==> flow/design.v <==
`timescale 1ns / 1ps
module checkfr_fsm(
    input [31:0] num_in,
    input clk, rst, r_i,
    output res,
    output reg r_o
    );
    reg [4:0] lst;
    reg [4:0] iter;
    reg res_rg;
    reg [1:0] state;
    reg [31:0] num;
    always@(posedge clk)
    begin
        if(rst)
            state <= 2'b00;
        else
        case(state)
        2'b00: if(r_i)
            begin
                lst <= 5'b11111;
                iter <= 0;
                res_rg <= 0;
                num <= num_in;
                state <= 2'b01;
            end
        2'b01:
            begin
                for(iter = 0; iter <= 22; iter = iter + 1)
                begin
                    if (lst == 5'b11111 && num[iter])
                        lst = iter;
                    else
                        lst = lst;
                end
                state <= 2'b10;
            end
        2'b10:
            begin
                if (num[30:23] > 7'b1111111)
                begin
                   res_rg = num[31] || ((22-(num[30:23]-7'b1111111)) >= lst) && (lst!=5'b11111);
                end
                else
                begin
                    res_rg = 1;
                end
                state <= 2'b00;
            end
        default:
            state <= 2'b00;
        endcase
    end
    always@(posedge clk)
    begin
        if(rst)
            r_o <= 0;
        else if(state == 2'b10)
            r_o <= 1;
        else
            r_o <= 0;
    end
    assign res = res_rg;
endmodule
`timescale 1ns / 1ps
module sum_fsm(
    input clk, rst, r_i,
    input [31:0] a, b,
    output [31:0] res,
    output reg r_o
    );
    reg [3:0] state;
    reg [31:0] mx;
    reg [31:0] mn;
    reg [24:0] mant;
    reg [22:0] mant_res;
    reg [8:0] exp;
    reg [4:0] carry;
    reg [4:0] iter;
    reg [31:0] res_reg;
    always@(posedge clk)
    begin
        if(rst)
            state <= 3'b000;
        else
        case(state)
            3'b000:
            begin
                state <= 3'b001;
                mx <= 0;
                mn <= 0;
                mant_res <= 0;
                mant <= 0;
                exp <= 0;
                carry <= 0;
                iter <= 0;
                res_reg <= 0;
            end
            3'b001: if(r_i)
            begin
                mx = (a[30:23] > b[30:23]) ? a : (((a[30:23] == b[30:23])) ? (a[22:0] > b[22:0] ? a : b) : b );
                mn = (a == mx) ? b : a;
                state <= 3'b010;
            end
            3'b010:
            begin
                mant <= (mx[31]^mn[31]) ? {1'b1, mx[22:0]} - ({1'b1, mn[22:0]} >> (mx[30:23]-mn[30:23])): {1'b1, mx[22:0]}+({1'b1, mn[22:0]} >> (mx[30:23]-mn[30:23]));
                state <= 3'b011;
            end
            3'b011:
            begin
                for(iter = 0; iter <= 24; iter = iter + 1)
                begin
                    if(mant[iter])
                        carry = iter;
                    else
                        carry = carry;
                end
                state <= 3'b100;
            end
            3'b100:
            begin
                mant_res <= mant[24] ? (mant >> 1) : (mant << (23-carry)); 
                state <= 3'b101;
            end
            3'b101:
            begin
                exp <= mx[30:23]+carry-5'b10111;
                state <= 3'b110;
            end
            3'b110:
            begin
                res_reg <= mx[31] ? {1'b1, exp[7:0], mant_res} : {1'b0, exp[7:0], mant_res};
                state <= 3'b111;
            end
            3'b111:
                state <= 3'b000;
            default:
                state <= 3'b000;
        endcase
    end
    always@(posedge clk)
    begin
        if(rst)
            r_o <= 0;
        else
        case(state)
            3'b000: r_o <= 0;
            3'b111: r_o <= 1;
        endcase
    end
    assign res = res_reg;
endmodule
`timescale 1ns / 1ps
module del_fsm(
    input [31:0] n, x,
    input clk, rst, r_i,
    output [31:0] res,
    output reg r_o
    );
    reg [24:0] divisible;
    reg [24:0] divider;
    reg [7:0] divs_exp;
    reg [7:0] divd_exp;
    reg divd_fb;
    reg divs_fb;
    reg [4:0] state;
    reg [4:0] iter;
    reg [23:0] mant_res;
    reg [24:0] reminder;
    reg [4:0] carry;
    reg [4:0] carry_sh;
    reg [8:0] exp;
    reg [31:0] res_reg;
    always@(posedge clk)
    begin
        if(rst)
            state <= 5'b00000;
        else
        case(state)
            5'b00000:
            begin
                divisible <= 0;
                divider <= 0;
                divs_exp <= 0;
                divd_exp <= 0;
                divd_fb <= 0;
                divs_fb <= 0;
                iter <= 0;
                mant_res <= 0;
                reminder <= 0;
                carry <= 0;
                res_reg <= 0;
                state <= 5'b00001;
            end
            5'b00001: if(r_i)
            begin
                divisible <= {1'b1, n[22:0]};
                divider <= {1'b1, x[22:0]};
                divs_exp <= n[30:23];
                divd_exp <= x[30:23];
                divd_fb <= n[31];
                divs_fb <= x[31];
                state <= 5'b00010;
            end
            5'b00010:
            begin
                if(divisible >= divider)
                begin
                    divisible <= divisible-divider;
                    mant_res <= mant_res +1'b1;
                    state <= 5'b00010;
                end
                else
                begin
                    reminder <= divisible;
                    state <= 5'b00011;
                end
            end
            5'b00011:
            begin
                reminder <= reminder << 1;
                state <= 5'b00100;
            end
            5'b00100:
            begin
                if(!mant_res[23])
                    state <= 5'b00101;
                else
                    state <= 5'b01010;  
            end
            5'b00101:
            begin
                if(reminder < divider)
                begin
                    mant_res <= mant_res << 1;
                    reminder <= reminder << 1;
                    state <= 5'b01001;
                end
                else
                    state <= 5'b00110;
            end
            5'b00110:
            begin
                mant_res <= (mant_res << 1) + 1'b1;
                state <= 5'b00111;
            end
            5'b00111:
            begin
                reminder <= reminder - divider;
                state <= 5'b01000;
            end
            5'b01000:
            begin
                reminder <= reminder << 1;
                state <= 5'b01001;
            end
            5'b01001:
            begin
                if(iter < 22)
                begin
                    iter <= iter + 1;
                    state <= 5'b00100;
                end
                else
                begin
                    state <= 5'b01010;
                    iter <= 0;
                end
            end
            5'b01010:  
            begin
                if(iter <= 23)
                    state <= 5'b01011;
                else
                    state <= 5'b01100;
            end
            5'b01011:
            begin
                if(mant_res[iter])
                begin
                    carry <= iter;
                    state <= 5'b01101;
                end
                else
                    state <= 5'b01101;
            end
            5'b01101:
            begin
                iter <= iter + 1;
                state <= 5'b01010;
            end
            5'b01100:
            begin
                carry_sh <= 23 - carry;
                state <= 5'b01110;
            end
            5'b01110:
            begin
                mant_res <= mant_res << carry_sh;
                state <= 5'b01111;
            end
            5'b01111:
            begin
                exp <= {1'b0,divs_exp}+7'b1111111-{1'b0,divd_exp};
                state <= 5'b10000;
            end
            5'b10000:
            begin
                res_reg <= {divs_fb^divd_fb, exp[7:0]-5'b10111+carry, mant_res[22:0]};
                state <= 5'b10001;
            end
            5'b10001:
            begin
                state <= 5'b00000;
            end
            default:
                state <= 5'b00000;
        endcase
    end
    always@(posedge clk)
    begin
        if(rst)
            r_o <= 0;
        else if(state == 5'b10001)
            r_o <= 1;
        else
            r_o <= 0;
    end    
    assign res = res_reg;
endmodule
`timescale 1ns / 1ps
module pow2_fsm(
    input [31:0] x,  
    input clk,
    input rst,
    input r_i,
    output [31:0] res,
    output err,
    output reg r_o
    );
    reg [8:0] exp_in;
    reg [22:0] mant_in;
    reg fb;
    reg [8:0] exp;
    reg [47:0] mant;
    reg [22:0] mant_res;
    reg [2:0] state;
    reg [31:0] res_reg;
    reg over;
    always@(posedge clk)
    begin
        if(rst)
            state <= 3'b000;
        else
        case(state)
        3'b000: if(r_i)
        begin
            exp_in <= x[30:23];
            mant_in <= x[22:0];
            fb <= x[31];
            exp <= 0;
            mant <= 0;
            mant_res <= 0;
            over <= 0;
            res_reg <= 0;
            state <= 3'b001;
        end
        3'b001:
        begin
            mant <= {1'b1,mant_in}*{1'b1,mant_in};
            state <= 3'b010;
        end
        3'b010:
        begin
            mant_res <= mant[47] ? mant[46:24] : mant[45:23];  
            state <= 3'b011;
        end
        3'b011:
        begin
            exp <= {1'b0,exp_in}+{1'b0,exp_in}-9'b001111111+mant[47];
            state <= 3'b100;
        end
        3'b100:
        begin
            res_reg = {1'b0, exp[7:0], mant_res};
            over = exp_in[7] ? {exp_in, mant_in} > res_reg[30:0] : {exp_in, mant_in} < res_reg[30:0];
            state <= 3'b101;
        end
        3'b101:
        begin
            state <= 3'b000;
        end
        default:
            state <= 3'b000;
        endcase
    end
    always@(posedge clk)
    begin
        if(rst)
            r_o <= 0;
        else if(state == 3'b101)
            r_o <= 1;
        else
            r_o <= 0;
    end
    assign res = res_reg;
    assign err = over;
endmodule
`timescale 1ns / 1ps
module fsm(
    input [15:0] dataIn,
    input R_I,
    input reset,
    input clk,
    output reg r_o,
    output reg [1:0] err,
    output [31:0] dataOut,
    output ready
    );
    reg [3:0] state;
    reg [31:0] reg_x;
    reg [31:0] reg_n;
    reg [31:0] counter;
    reg [31:0] step1;
    reg [31:0] step2;
    reg fr_i;
    reg fr_flag;
    wire fr_o;
    wire fr_res;
    reg incr_i;
    reg incr_flag;
    wire incr_o;
    wire [31:0] inc_res;
    reg sm_ri;
    reg sm_flag;
    wire sm_ro;
    wire [31:0] sm_res;
    reg dl_ri;
    reg dl_flag;
    wire dl_ro;
    wire [31:0] dl_res;
    reg pw_ri;
    reg pw_flag;
    wire pw_ro;
    wire pw_err;
    wire [31:0] pw_res;
    always@(posedge clk)
    begin
        if(reset)
        begin
            state <= 0;
            fr_i <= 0;
            incr_i <= 0;
            sm_ri <= 0;
            dl_ri <= 0;
            pw_ri <= 0;
        end
        else
        begin
            case(state)
                4'b0000:
                begin
                    reg_x <= 0;
                    reg_n <= 0;
                    counter <= 0;
                    err <= 0;
                    state <= 4'b0001;
                    fr_i <= 0;
                    fr_flag <= 1;
                    incr_i <= 0;
                    incr_flag <= 1;
                    sm_ri <= 0;
                    sm_flag <= 1;
                    dl_ri <= 0;
                    dl_flag <= 1;
                    pw_ri <= 0;
                    pw_flag <= 1;
                end
                4'b0001: if(R_I)
                begin
                    reg_x[31:16] <= dataIn;
                    state <= 4'b0010;
                end
                4'b0010: if(R_I)
                begin
                    reg_x[15:0] <= dataIn;
                    if ({reg_x[31:16], dataIn} == 0)
                    begin 
                        err <= 2'b11;
                        state <= 4'b1110;
                    end
                    else
                        state <= 4'b0011;    
                end
                4'b0011: if(R_I)
                begin
                    reg_n[31:16] <= dataIn;
                    state <= 4'b0100;
                end
                4'b0100: if(R_I)
                begin
                    reg_n[15:0] <= dataIn;
                    state <= 4'b1100;
                end
                4'b1100:  
                begin
                    if(fr_o)
                    begin
                        if(fr_res)
                        begin
                            err <= 2'b10;
                            reg_x <= 0;
                            fr_flag <= 1;
                            state <= 4'b1110;
                        end
                        else
                        begin
                            fr_flag <= 1;
                            state <= 4'b1101;
                        end
                    end
                    else
                    begin
                        if(fr_flag)
                        begin
                            fr_i <= 1;
                            fr_flag <= 0;
                        end
                        else
                            fr_i <= 0;
                   end
                end
                4'b1101:
                begin
                    state <= 4'b0101;
                end
                4'b0101:  
                begin
                    if(incr_o)
                    begin
                        counter <= inc_res;
                        if (inc_res[30:23]>reg_n[30:23] ? 1 : (inc_res[30:23]==reg_n[30:23] ? inc_res[22:0]>=reg_n[22:0] : 0))
                        begin
                            state <= 4'b0000;
                            incr_flag <= 1;
                        end
                        else
                        begin
                            incr_flag <= 1;
                            state <= 4'b0110;
                        end
                    end
                    else
                    begin
                        if(incr_flag)
                        begin
                            incr_i <= 1;
                            incr_flag <= 0;
                        end
                        else
                            incr_i <= 0;
                    end    
                end
                4'b0110:  
                begin
                    if(pw_ro)
                    begin
                        if (pw_err)
                        begin
                            err <= 2'b01;
                            reg_x <= 0;
                            state <= 4'b1110;
                            pw_flag <= 1;
                        end
                        else
                        begin
                            pw_flag <= 1;
                            step1 <= pw_res;
                            state <= 4'b0111;
                        end
                    end
                    else
                    begin
                        if(pw_flag)
                        begin
                            pw_ri <= 1;
                            pw_flag <= 0;
                        end
                        else
                            pw_ri <= 0;
                    end
                end
                4'b0111:  
                begin
                    if(dl_ro)
                    begin
                        dl_flag <= 1;
                        step2 <= dl_res;
                        state <= 4'b1000;
                    end
                    else
                    begin
                        if(dl_flag)
                        begin
                            dl_ri <= 1;
                            dl_flag <= 0;
                        end
                        else
                            dl_ri <= 0;
                   end
                end
                4'b1000:  
                begin
                    if(sm_ro)
                    begin
                        sm_flag <= 1;
                        reg_x <= sm_res;
                        state <= 4'b1110;
                    end
                    else
                    begin
                        if(sm_flag)
                        begin
                            sm_ri <= 1;
                            sm_flag <= 0;
                        end
                        else
                            sm_ri <= 0;
                    end
                end
                4'b1110:  
                begin
                    if(err==0)
                        state <= 4'b0101;
                    else
                        state <= 4'b0000;
                end
            endcase 
        end
    end
    always@(posedge clk)
    begin
        if(reset)
            r_o <= 0;
        else
        case(state)
            4'b0000: r_o <= 0;
            4'b0101: r_o <= 0;
            4'b1110: r_o <= 1;
            4'b1101: r_o <= 1;
        endcase
    end
    assign dataOut = reg_x;
    assign ready = (state == 4'b0001) || (state == 4'b0010) ||
                   (state == 4'b0011) || (state == 4'b0100);
    checkfr_fsm FR(
        .clk(clk),
        .rst(reset),
        .r_i(fr_i),
        .num_in(reg_n),
        .res(fr_res),
        .r_o(fr_o)
    );
    sum_fsm INCR(
        .clk(clk),
        .rst(reset),
        .r_i(incr_i),
        .r_o(incr_o),
        .a(counter),
        .b(32'b00111111100000000000000000000000),
        .res(inc_res)
    );
    sum_fsm SM(
        .clk(clk),
        .rst(reset),
        .r_i(sm_ri),
        .r_o(sm_ro),
        .a(step1),
        .b(step2),
        .res(sm_res)
    );
    pow2_fsm PW(
        .clk(clk),
        .rst(reset),
        .r_i(pw_ri),
        .r_o(pw_ro),
        .x(reg_x),
        .err(pw_err),
        .res(pw_res)
    );
    del_fsm DL(
        .clk(clk),
        .rst(reset),
        .r_i(dl_ri),
        .r_o(dl_ro),
        .n(reg_n),
        .x(reg_x),
        .res(dl_res)
    );
endmodule
Appendix: tool output

* Tool chain data of fsm
Tool output for the design above before and after an edit, in the order of the flow.
Lines under "before" count in the file above, lines under "after" in the edited file.
"difference": "after" minus "before" as printed here. "relative change": 100 x difference / "before".
Operators: Yosys type, input widths -> output width; for muxes data width and select width s.
The mark - stands for no value.
- Design top :: fsm
- Clock :: clk
- Cell library :: sky130hd
- Library corner :: tt_025C_1v80

* The edit
Unified diff, file above to edited file.
This change comes from a script, not from a designer; no optimisation was intended.
#+begin_src diff
@@ -73,5 +73,5 @@
     reg [31:0] mx;
     reg [31:0] mn;
-    reg [24:0] mant;
+    reg [36:0] mant;
     reg [22:0] mant_res;
     reg [8:0] exp;
#+end_src

* After elaboration
Counts by Yosys on the flattened word-level netlist (proc, flatten, opt, wreduce; memories kept). Register bits leave out memories and registers merged into their read ports (data or address). Print and check cells are left out.
** Bit counts
- input port bits :: before 19, after 19, difference 0, relative change 0.00%
- word-level cells :: before 626, after 626, difference 0, relative change 0.00%
- output and inout bits :: before 36, after 36, difference 0, relative change 0.00%
- bits in registers :: before 867, after 891, difference +24, relative change +2.77%
** Operators by class
- equal/unequal tests :: before 106, after 106, difference 0, relative change 0.00%
- bitwise operators :: before 5, after 5, difference 0, relative change 0.00%
- reductions and logical operators :: before 127, after 127, difference 0, relative change 0.00%
- mux-type cells :: before 273, after 273, difference 0, relative change 0.00%
- multipliers :: before 1, after 1, difference 0, relative change 0.00%
- magnitude comparators :: before 14, after 14, difference 0, relative change 0.00%
- shift operators :: before 6, after 6, difference 0, relative change 0.00%
- $add $sub $neg :: before 27, after 27, difference 0, relative change 0.00%
** Operators by type and width
- $mux 25 :: before 7, after 5, difference -2, relative change -28.57%
- $pmux 25 s2 :: before 3, after 1, difference -2, relative change -66.67%
- $add 24x25->25 :: before 2, after 0, difference -2, relative change -100.00%
- $shl 25x32->23 :: before 2, after 0, difference -2, relative change -100.00%
- $shr 24x8->25 :: before 2, after 0, difference -2, relative change -100.00%
- $sub 24x25->25 :: before 2, after 0, difference -2, relative change -100.00%
- $add 24x37->37 :: before 0, after 2, difference +2
- $mux 37 :: before 0, after 2, difference +2
- $pmux 37 s2 :: before 0, after 2, difference +2
- $shl 37x32->23 :: before 0, after 2, difference +2
- $shr 24x8->37 :: before 0, after 2, difference +2
- $sub 24x37->37 :: before 0, after 2, difference +2
- $mux 5 :: before 121, after 121, difference 0, relative change 0.00%
- $reduce_bool 2->1 :: before 31, after 31, difference 0, relative change 0.00%
- $mux 1 :: before 27, after 27, difference 0, relative change 0.00%
- $eq 5x5->1 const B :: before 25, after 25, difference 0, relative change 0.00%
- $logic_and 1x1->1 :: before 24, after 24, difference 0, relative change 0.00%
- $reduce_and 2->1 :: before 22, after 22, difference 0, relative change 0.00%
- $reduce_and 3->1 :: before 18, after 18, difference 0, relative change 0.00%
- $pmux 1 s2 :: before 17, after 17, difference 0, relative change 0.00%
- $mux 32 :: before 16, after 16, difference 0, relative change 0.00%
- $mux 4 :: before 16, after 16, difference 0, relative change 0.00%
- $ne 2x2->1 const B :: before 16, after 16, difference 0, relative change 0.00%
- $eq 4x3->1 const B :: before 12, after 12, difference 0, relative change 0.00%
- $ne 2x1->1 const B :: before 10, after 10, difference 0, relative change 0.00%
- $pmux 32 s2 :: before 9, after 9, difference 0, relative change 0.00%
- $eq 5x4->1 const B :: before 8, after 8, difference 0, relative change 0.00%
- $mux 2 :: before 8, after 8, difference 0, relative change 0.00%
Not every row of either side is listed.

* Longest topological paths
Longest topological path by Yosys (ltp), each cell counted once; first at word level (registers and memories cut), then after technology mapping (sequential cells cut; the memories' decode and read muxes count).
** Depth
- depth in word-level cells :: before 114, after 114, difference 0, relative change 0.00%
- ABC_AREA :: before 0, after 0
- gate-level depth with buffers :: before 29, after 30, difference +1, relative change +3.45%
- gate-level depth less buffers :: before 27, after 29, difference +2, relative change +7.41%

* After synthesis
Yosys stat after the flow's synthesis: flattened, memories mapped to cells. It holds for the ABC_AREA given above (unset counts as 0); a run with the other value may have another netlist.
** Mapped netlist
- cell area after synthesis (µm²) :: before 66416.2, after 66374.9, difference -41.3, relative change -0.06%
- sequential part of the area (µm²) :: before 25584.5, after 25584.5, difference 0.0, relative change 0.00%
- flip-flop cells :: before 874, after 874, difference 0, relative change 0.00%
- buffers :: before 250, after 273, difference +23, relative change +9.20%
- cell count :: before 6240, after 6296, difference +56, relative change +0.90%
** Cell types
- sky130_fd_sc_hd__nand2_1 :: before 353, after 447, difference +94, relative change +26.63%
- sky130_fd_sc_hd__nor2b_1 :: before 211, after 166, difference -45, relative change -21.33%
- sky130_fd_sc_hd__mux2i_1 :: before 146, after 189, difference +43, relative change +29.45%
- sky130_fd_sc_hd__a21oi_1 :: before 264, after 236, difference -28, relative change -10.61%
- sky130_fd_sc_hd__mux4_2 :: before 71, after 43, difference -28, relative change -39.44%
- sky130_fd_sc_hd__xor2_1 :: before 122, after 103, difference -19, relative change -15.57%
- sky130_fd_sc_hd__o21a_1 :: before 75, after 56, difference -19, relative change -25.33%
- sky130_fd_sc_hd__nand3_1 :: before 68, after 87, difference +19, relative change +27.94%
- sky130_fd_sc_hd__nand2b_1 :: before 78, after 61, difference -17, relative change -21.79%
- sky130_fd_sc_hd__o21ai_0 :: before 211, after 196, difference -15, relative change -7.11%
- sky130_fd_sc_hd__a211o_1 :: before 9, after 23, difference +14, relative change +155.56%
- sky130_fd_sc_hd__nor4_1 :: before 55, after 42, difference -13, relative change -23.64%
- sky130_fd_sc_hd__mux2_2 :: before 34, after 22, difference -12, relative change -35.29%
- sky130_fd_sc_hd__a22oi_1 :: before 44, after 34, difference -10, relative change -22.73%
- sky130_fd_sc_hd__or3_1 :: before 26, after 36, difference +10, relative change +38.46%
- sky130_fd_sc_hd__buf_1 :: before 15, after 24, difference +9, relative change +60.00%
- sky130_fd_sc_hd__a21o_1 :: before 79, after 71, difference -8, relative change -10.13%
- sky130_fd_sc_hd__nand4_1 :: before 45, after 53, difference +8, relative change +17.78%
Not every row of either side is listed.
The figures by module come from a second, unflattened synthesis with its own total; it is not the netlist above.
** Second synthesis, totals
- cells (unflattened synthesis) :: before 6780, after 6849, difference +69, relative change +1.02%
- area (unflattened synthesis) (µm²) :: before 69739.4, after 69984.6, difference +245.2, relative change +0.35%
Each row is one instance without its submodules.
** By module, before
- sum_fsm :: instances 2, sequential area 4894.7 µm², cells 1362, area 13132.6 µm²
- pow2_fsm :: instances 1, sequential area 3713.6 µm², cells 2101, area 21225.4 µm²
- del_fsm :: instances 1, sequential area 5515.3 µm², cells 1197, area 12239.2 µm²
- fsm :: instances 1, sequential area 5375.2 µm², cells 507, area 7469.7 µm²
- checkfr_fsm :: instances 1, sequential area 1221.2 µm², cells 251, area 2539.9 µm²
** By module, after
- sum_fsm :: instances 2, sequential area 4894.7 µm², cells 1358, area 13047.5 µm²
- pow2_fsm :: instances 1, sequential area 3713.6 µm², cells 2178, area 21640.8 µm²
- del_fsm :: instances 1, sequential area 5515.3 µm², cells 1197, area 12239.2 µm²
- fsm :: instances 1, sequential area 5375.2 µm², cells 507, area 7469.7 µm²
- checkfr_fsm :: instances 1, sequential area 1221.2 µm², cells 251, area 2539.9 µm²

* Timing after synthesis
Source: OpenSTA report_checks on the synthesized netlist (no wires, ideal clock, input and output delay 20% of the period each), path of least setup slack; recovery checks are left aside. Register names are those of the netlist, which keeps one name where synthesis merged equal registers.
** Timing path after synthesis
- path type :: before reg-to-reg, after reg-to-reg
- from :: before register PW.mant_in[2], after register PW.mant_in[2]
- to :: before register PW.mant[46], after register PW.mant[40]
- path slack (ps) :: before 1880, after 2360, difference +480
- required time (ps) :: before 9741, after 9734, difference -7, relative change -0.07%
- stages on the path :: before 28, after 27, difference -1, relative change -3.57%
- launch time at the first pin (ps) :: before 0, after 0, difference 0
- clock period (ps) :: before 10000, after 10000, difference 0, relative change 0.00%
- library setup time (ps) :: before 259, after 266, difference +7
- delay of the path (ps) :: before 8120, after 7640, difference -480, relative change -5.91%
- path buffers :: before 2, after 1, difference -1, relative change -50.00%
- data arrival time (ps) :: before 7861, after 7374, difference -487, relative change -6.20%
- synthesis period reached (ps) :: before 8120, after 7640, difference -480, relative change -5.91%
"delay of the path" = arrival - input delay + setup time.
"stages on the path": output pins that drive a net of the path, with the launching flip-flop's if there is one; two outputs of one cell count as two.
"synthesis period reached" = period - worst setup slack (recovery checks aside). The figure is calculated, with input and output delays left at 20% of the set period.
Between the ends stands the longest chain of elaborated cells between them, by number of cells; it is not shown to be the way that was timed. Of several equally long chains one is given.
Each line given opens the expression or statement behind the cell; cells for indexed reads and writes are added by Yosys, which also makes memories of some case tables.
On the way, after synthesis, before:
- Cell sequence :: sky130_fd_sc_hd__edfxtp_1 -> sky130_fd_sc_hd__clkbuf_1 -> sky130_fd_sc_hd__inv_1 -> sky130_fd_sc_hd__clkbuf_1 -> sky130_fd_sc_hd__nor2_1 -> sky130_fd_sc_hd__fa_1 -> sky130_fd_sc_hd__fa_1 -> sky130_fd_sc_hd__fa_1 -> sky130_fd_sc_hd__inv_1 -> sky130_fd_sc_hd__fa_1 -> sky130_fd_sc_hd__inv_1 -> sky130_fd_sc_hd__fa_1 -> sky130_fd_sc_hd__inv_1 -> sky130_fd_sc_hd__fa_1 -> sky130_fd_sc_hd__inv_1 -> sky130_fd_sc_hd__fa_1 -> sky130_fd_sc_hd__ha_1 -> sky130_fd_sc_hd__a211oi_1 -> sky130_fd_sc_hd__or3_1 -> sky130_fd_sc_hd__nand4_1 -> sky130_fd_sc_hd__or4_1 -> sky130_fd_sc_hd__a311oi_2 -> sky130_fd_sc_hd__o21ai_0 -> sky130_fd_sc_hd__a2111oi_0 -> sky130_fd_sc_hd__nor3_1 -> sky130_fd_sc_hd__o31ai_1 -> sky130_fd_sc_hd__a21o_1 -> sky130_fd_sc_hd__a21oi_1
- Length of the longest elaborated chain :: 2
- Elaborated cells between the ends (all ways) :: 2
- Source lines of those cells :: 2
- Those cells by class :: 1 x mul; 1 x mux
** RTL lines, path after synthesis, before
- start, declared :: line 343 : reg [22:0] mant_in;
- start, assigned :: line 360 : mant_in <= x[22:0];
- $mul 24x24->48 :: line 371 : mant <= {1'b1,mant_in}*{1'b1,mant_in};
- $pmux 48 s2 :: line 356 : case(state)
- end, assigned :: line 363 : mant <= 0;
- end, assigned :: line 371
- end, declared :: line 346 : reg [47:0] mant;
On the way, after synthesis, after:
- Cell sequence :: sky130_fd_sc_hd__edfxtp_1 -> sky130_fd_sc_hd__inv_1 -> sky130_fd_sc_hd__clkbuf_1 -> sky130_fd_sc_hd__nor2_1 -> sky130_fd_sc_hd__fa_1 -> sky130_fd_sc_hd__fa_1 -> sky130_fd_sc_hd__inv_1 -> sky130_fd_sc_hd__fa_1 -> sky130_fd_sc_hd__inv_1 -> sky130_fd_sc_hd__fa_1 -> sky130_fd_sc_hd__inv_1 -> sky130_fd_sc_hd__fa_1 -> sky130_fd_sc_hd__fa_1 -> sky130_fd_sc_hd__inv_1 -> sky130_fd_sc_hd__fa_1 -> sky130_fd_sc_hd__ha_1 -> sky130_fd_sc_hd__or4_1 -> sky130_fd_sc_hd__a221oi_1 -> sky130_fd_sc_hd__o31ai_1 -> sky130_fd_sc_hd__a31o_2 -> sky130_fd_sc_hd__a211o_1 -> sky130_fd_sc_hd__nor4b_1 -> sky130_fd_sc_hd__or3_1 -> sky130_fd_sc_hd__a31o_2 -> sky130_fd_sc_hd__a21oi_1 -> sky130_fd_sc_hd__xor2_1 -> sky130_fd_sc_hd__nor2_1
- Length of the longest elaborated chain :: 2
- Elaborated cells between the ends (all ways) :: 2
- Source lines of those cells :: 2
- Those cells by class :: 1 x mul; 1 x mux
** RTL lines, path after synthesis, after
- start, declared :: line 343 : reg [22:0] mant_in;
- start, assigned :: line 360 : mant_in <= x[22:0];
- $mul 24x24->48 :: line 371 : mant <= {1'b1,mant_in}*{1'b1,mant_in};
- $pmux 48 s2 :: line 356 : case(state)
- end, assigned :: line 363 : mant <= 0;
- end, assigned :: line 371
- end, declared :: line 346 : reg [47:0] mant;

* Worst path after layout
From the final timing report of each run of pair A: the path of least setup slack in the routed layout; clock arrival at registers is part of the times.
The path's times are printed in steps of 10 ps; the period is the one set.
** Timing path post-layout
- path type :: before reg-to-reg, after reg-to-reg
- from :: before register PW.mant_in[7], after register PW.mant_in[8]
- to :: before register PW.mant[46], after register PW.mant[47]
- stages on the path :: before 25, after 26, difference +1, relative change +4.00%
- launch time at the first pin (ps) :: before 700, after 720, difference +20, relative change +2.86%
- library setup time (ps) :: before 250, after 160, difference -90
- path buffers :: before 3, after 0, difference -3, relative change -100.00%
- path slack (ps) :: before 490, after 640, difference +150
- required time (ps) :: before 9630, after 9710, difference +80, relative change +0.83%
- data arrival time (ps) :: before 9150, after 9070, difference -80, relative change -0.87%
- clock period (ps) :: before 9170, after 9170, difference 0, relative change 0.00%
Between the ends stands the longest chain of elaborated cells between them, by number of cells; it is not shown to be the way that was timed. Of several equally long chains one is given.
On the way, post-layout, before:
- Cell sequence :: sky130_fd_sc_hd__edfxtp_1 -> sky130_fd_sc_hd__buf_4 -> sky130_fd_sc_hd__inv_1 -> sky130_fd_sc_hd__buf_4 -> sky130_fd_sc_hd__ha_1 -> sky130_fd_sc_hd__xnor2_1 -> sky130_fd_sc_hd__fa_1 -> sky130_fd_sc_hd__fa_1 -> sky130_fd_sc_hd__fa_1 -> sky130_fd_sc_hd__fa_1 -> sky130_fd_sc_hd__fa_1 -> sky130_fd_sc_hd__fa_1 -> sky130_fd_sc_hd__ha_1 -> sky130_fd_sc_hd__a21o_1 -> sky130_fd_sc_hd__a2bb2oi_1 -> sky130_fd_sc_hd__nand4_1 -> sky130_fd_sc_hd__or4_1 -> sky130_fd_sc_hd__a311oi_2 -> sky130_fd_sc_hd__buf_4 -> sky130_fd_sc_hd__o21ai_0 -> sky130_fd_sc_hd__a2111oi_0 -> sky130_fd_sc_hd__nor3_1 -> sky130_fd_sc_hd__o31ai_1 -> sky130_fd_sc_hd__a21o_1 -> sky130_fd_sc_hd__a21oi_1
- Length of the longest elaborated chain :: 2
- Elaborated cells between the ends (all ways) :: 2
- Source lines of those cells :: 2
- Those cells by class :: 1 x mul; 1 x mux
** RTL lines, path post-layout, before
- start, declared :: line 343 : reg [22:0] mant_in;
- start, assigned :: line 360 : mant_in <= x[22:0];
- $mul 24x24->48 :: line 371 : mant <= {1'b1,mant_in}*{1'b1,mant_in};
- $pmux 48 s2 :: line 356 : case(state)
- end, assigned :: line 363 : mant <= 0;
- end, assigned :: line 371
- end, declared :: line 346 : reg [47:0] mant;
On the way, post-layout, after:
- Cell sequence :: sky130_fd_sc_hd__edfxtp_1 -> sky130_fd_sc_hd__nand2_1 -> sky130_fd_sc_hd__inv_1 -> sky130_fd_sc_hd__fa_1 -> sky130_fd_sc_hd__fa_1 -> sky130_fd_sc_hd__inv_1 -> sky130_fd_sc_hd__fa_1 -> sky130_fd_sc_hd__inv_1 -> sky130_fd_sc_hd__fa_1 -> sky130_fd_sc_hd__inv_1 -> sky130_fd_sc_hd__fa_1 -> sky130_fd_sc_hd__fa_1 -> sky130_fd_sc_hd__inv_1 -> sky130_fd_sc_hd__fa_1 -> sky130_fd_sc_hd__ha_1 -> sky130_fd_sc_hd__or4_1 -> sky130_fd_sc_hd__a221oi_1 -> sky130_fd_sc_hd__o31ai_1 -> sky130_fd_sc_hd__a31o_2 -> sky130_fd_sc_hd__a211o_1 -> sky130_fd_sc_hd__nor4b_1 -> sky130_fd_sc_hd__o21ai_0 -> sky130_fd_sc_hd__and2_1 -> sky130_fd_sc_hd__a211oi_1 -> sky130_fd_sc_hd__or2_2 -> sky130_fd_sc_hd__o211ai_1
- Length of the longest elaborated chain :: 2
- Elaborated cells between the ends (all ways) :: 2
- Source lines of those cells :: 2
- Those cells by class :: 1 x mul; 1 x mux
** RTL lines, path post-layout, after
- start, declared :: line 343 : reg [22:0] mant_in;
- start, assigned :: line 360 : mant_in <= x[22:0];
- $mul 24x24->48 :: line 371 : mant <= {1'b1,mant_in}*{1'b1,mant_in};
- $pmux 48 s2 :: line 356 : case(state)
- end, assigned :: line 363 : mant <= 0;
- end, assigned :: line 371
- end, declared :: line 346 : reg [47:0] mant;

* Flow runs
Both versions went through the flow (Yosys, OpenROAD) with the same settings in each pair. Constraints: input delay and output delay 20% of the set period each, output load 0.01 pF.
Flow settings, pair A:
- CORE_UTILIZATION :: 40
- period_ns :: 9.17
- CAP_MARGIN :: 20
- CORE_MARGIN :: 2
- SLEW_MARGIN :: 20
** Final reports, pair A
- power (µW) :: before 9796, after 9822, difference +26, relative change +0.27%
- period achieved (ps) :: before 8684, after 8534, difference -150, relative change -1.73%
- worst setup slack after layout (ps) :: before 486, after 636, difference +150
- die outline area (µm²) :: before 169316.0, after 169213.0, difference -103.0, relative change -0.06%
- standard-cell area after layout (µm²) :: before 72816.1, after 72594.6, difference -221.5, relative change -0.30%
- sum of negative setup slack (ps) :: before 0, after 0, difference 0
- final utilization (%) :: before 44.1, after 44.0, difference -0.1
- netlist area reported by Yosys (µm²) :: before 66416.2, after 66374.9, difference -41.3, relative change -0.06%
- worst hold slack in the final report (ps) :: before 418, after 379, difference -39
Flow settings, pair B:
- ABC_AREA :: 1
- CAP_MARGIN :: 25
- CELL_PAD_IN_SITES_DETAIL_PLACEMENT :: 1
- CORE_UTILIZATION :: 18
- CTS_CLUSTER_SIZE :: 38
- PLACE_DENSITY :: 0.74
- SETUP_SLACK_MARGIN :: -0.99
- SLEW_MARGIN :: 5
- period_ns :: 13.0
- CORE_MARGIN :: 2
** Final reports, pair B
- power (µW) :: before 7459, after 7450, difference -9, relative change -0.12%
- period achieved (ps) :: before 12082, after 11225, difference -857, relative change -7.09%
- worst setup slack after layout (ps) :: before 918, after 1775, difference +857
- die outline area (µm²) :: before 369749.0, after 370047.0, difference +298.0, relative change +0.08%
- standard-cell area after layout (µm²) :: before 75379.8, after 75376.0, difference -3.8, relative change -0.01%
- sum of negative setup slack (ps) :: before 0, after 0, difference 0
- final utilization (%) :: before 20.8, after 20.8, difference 0.0
- netlist area reported by Yosys (µm²) :: before 65681.7, after 65735.5, difference +53.8, relative change +0.08%
- worst hold slack in the final report (ps) :: before 399, after 433, difference +34
"period achieved" = clock period - worst setup slack. The figure is calculated, with input and output delays left at 20% of the set period.
"power": no workload was simulated; the value follows from the tool's default switching activity.
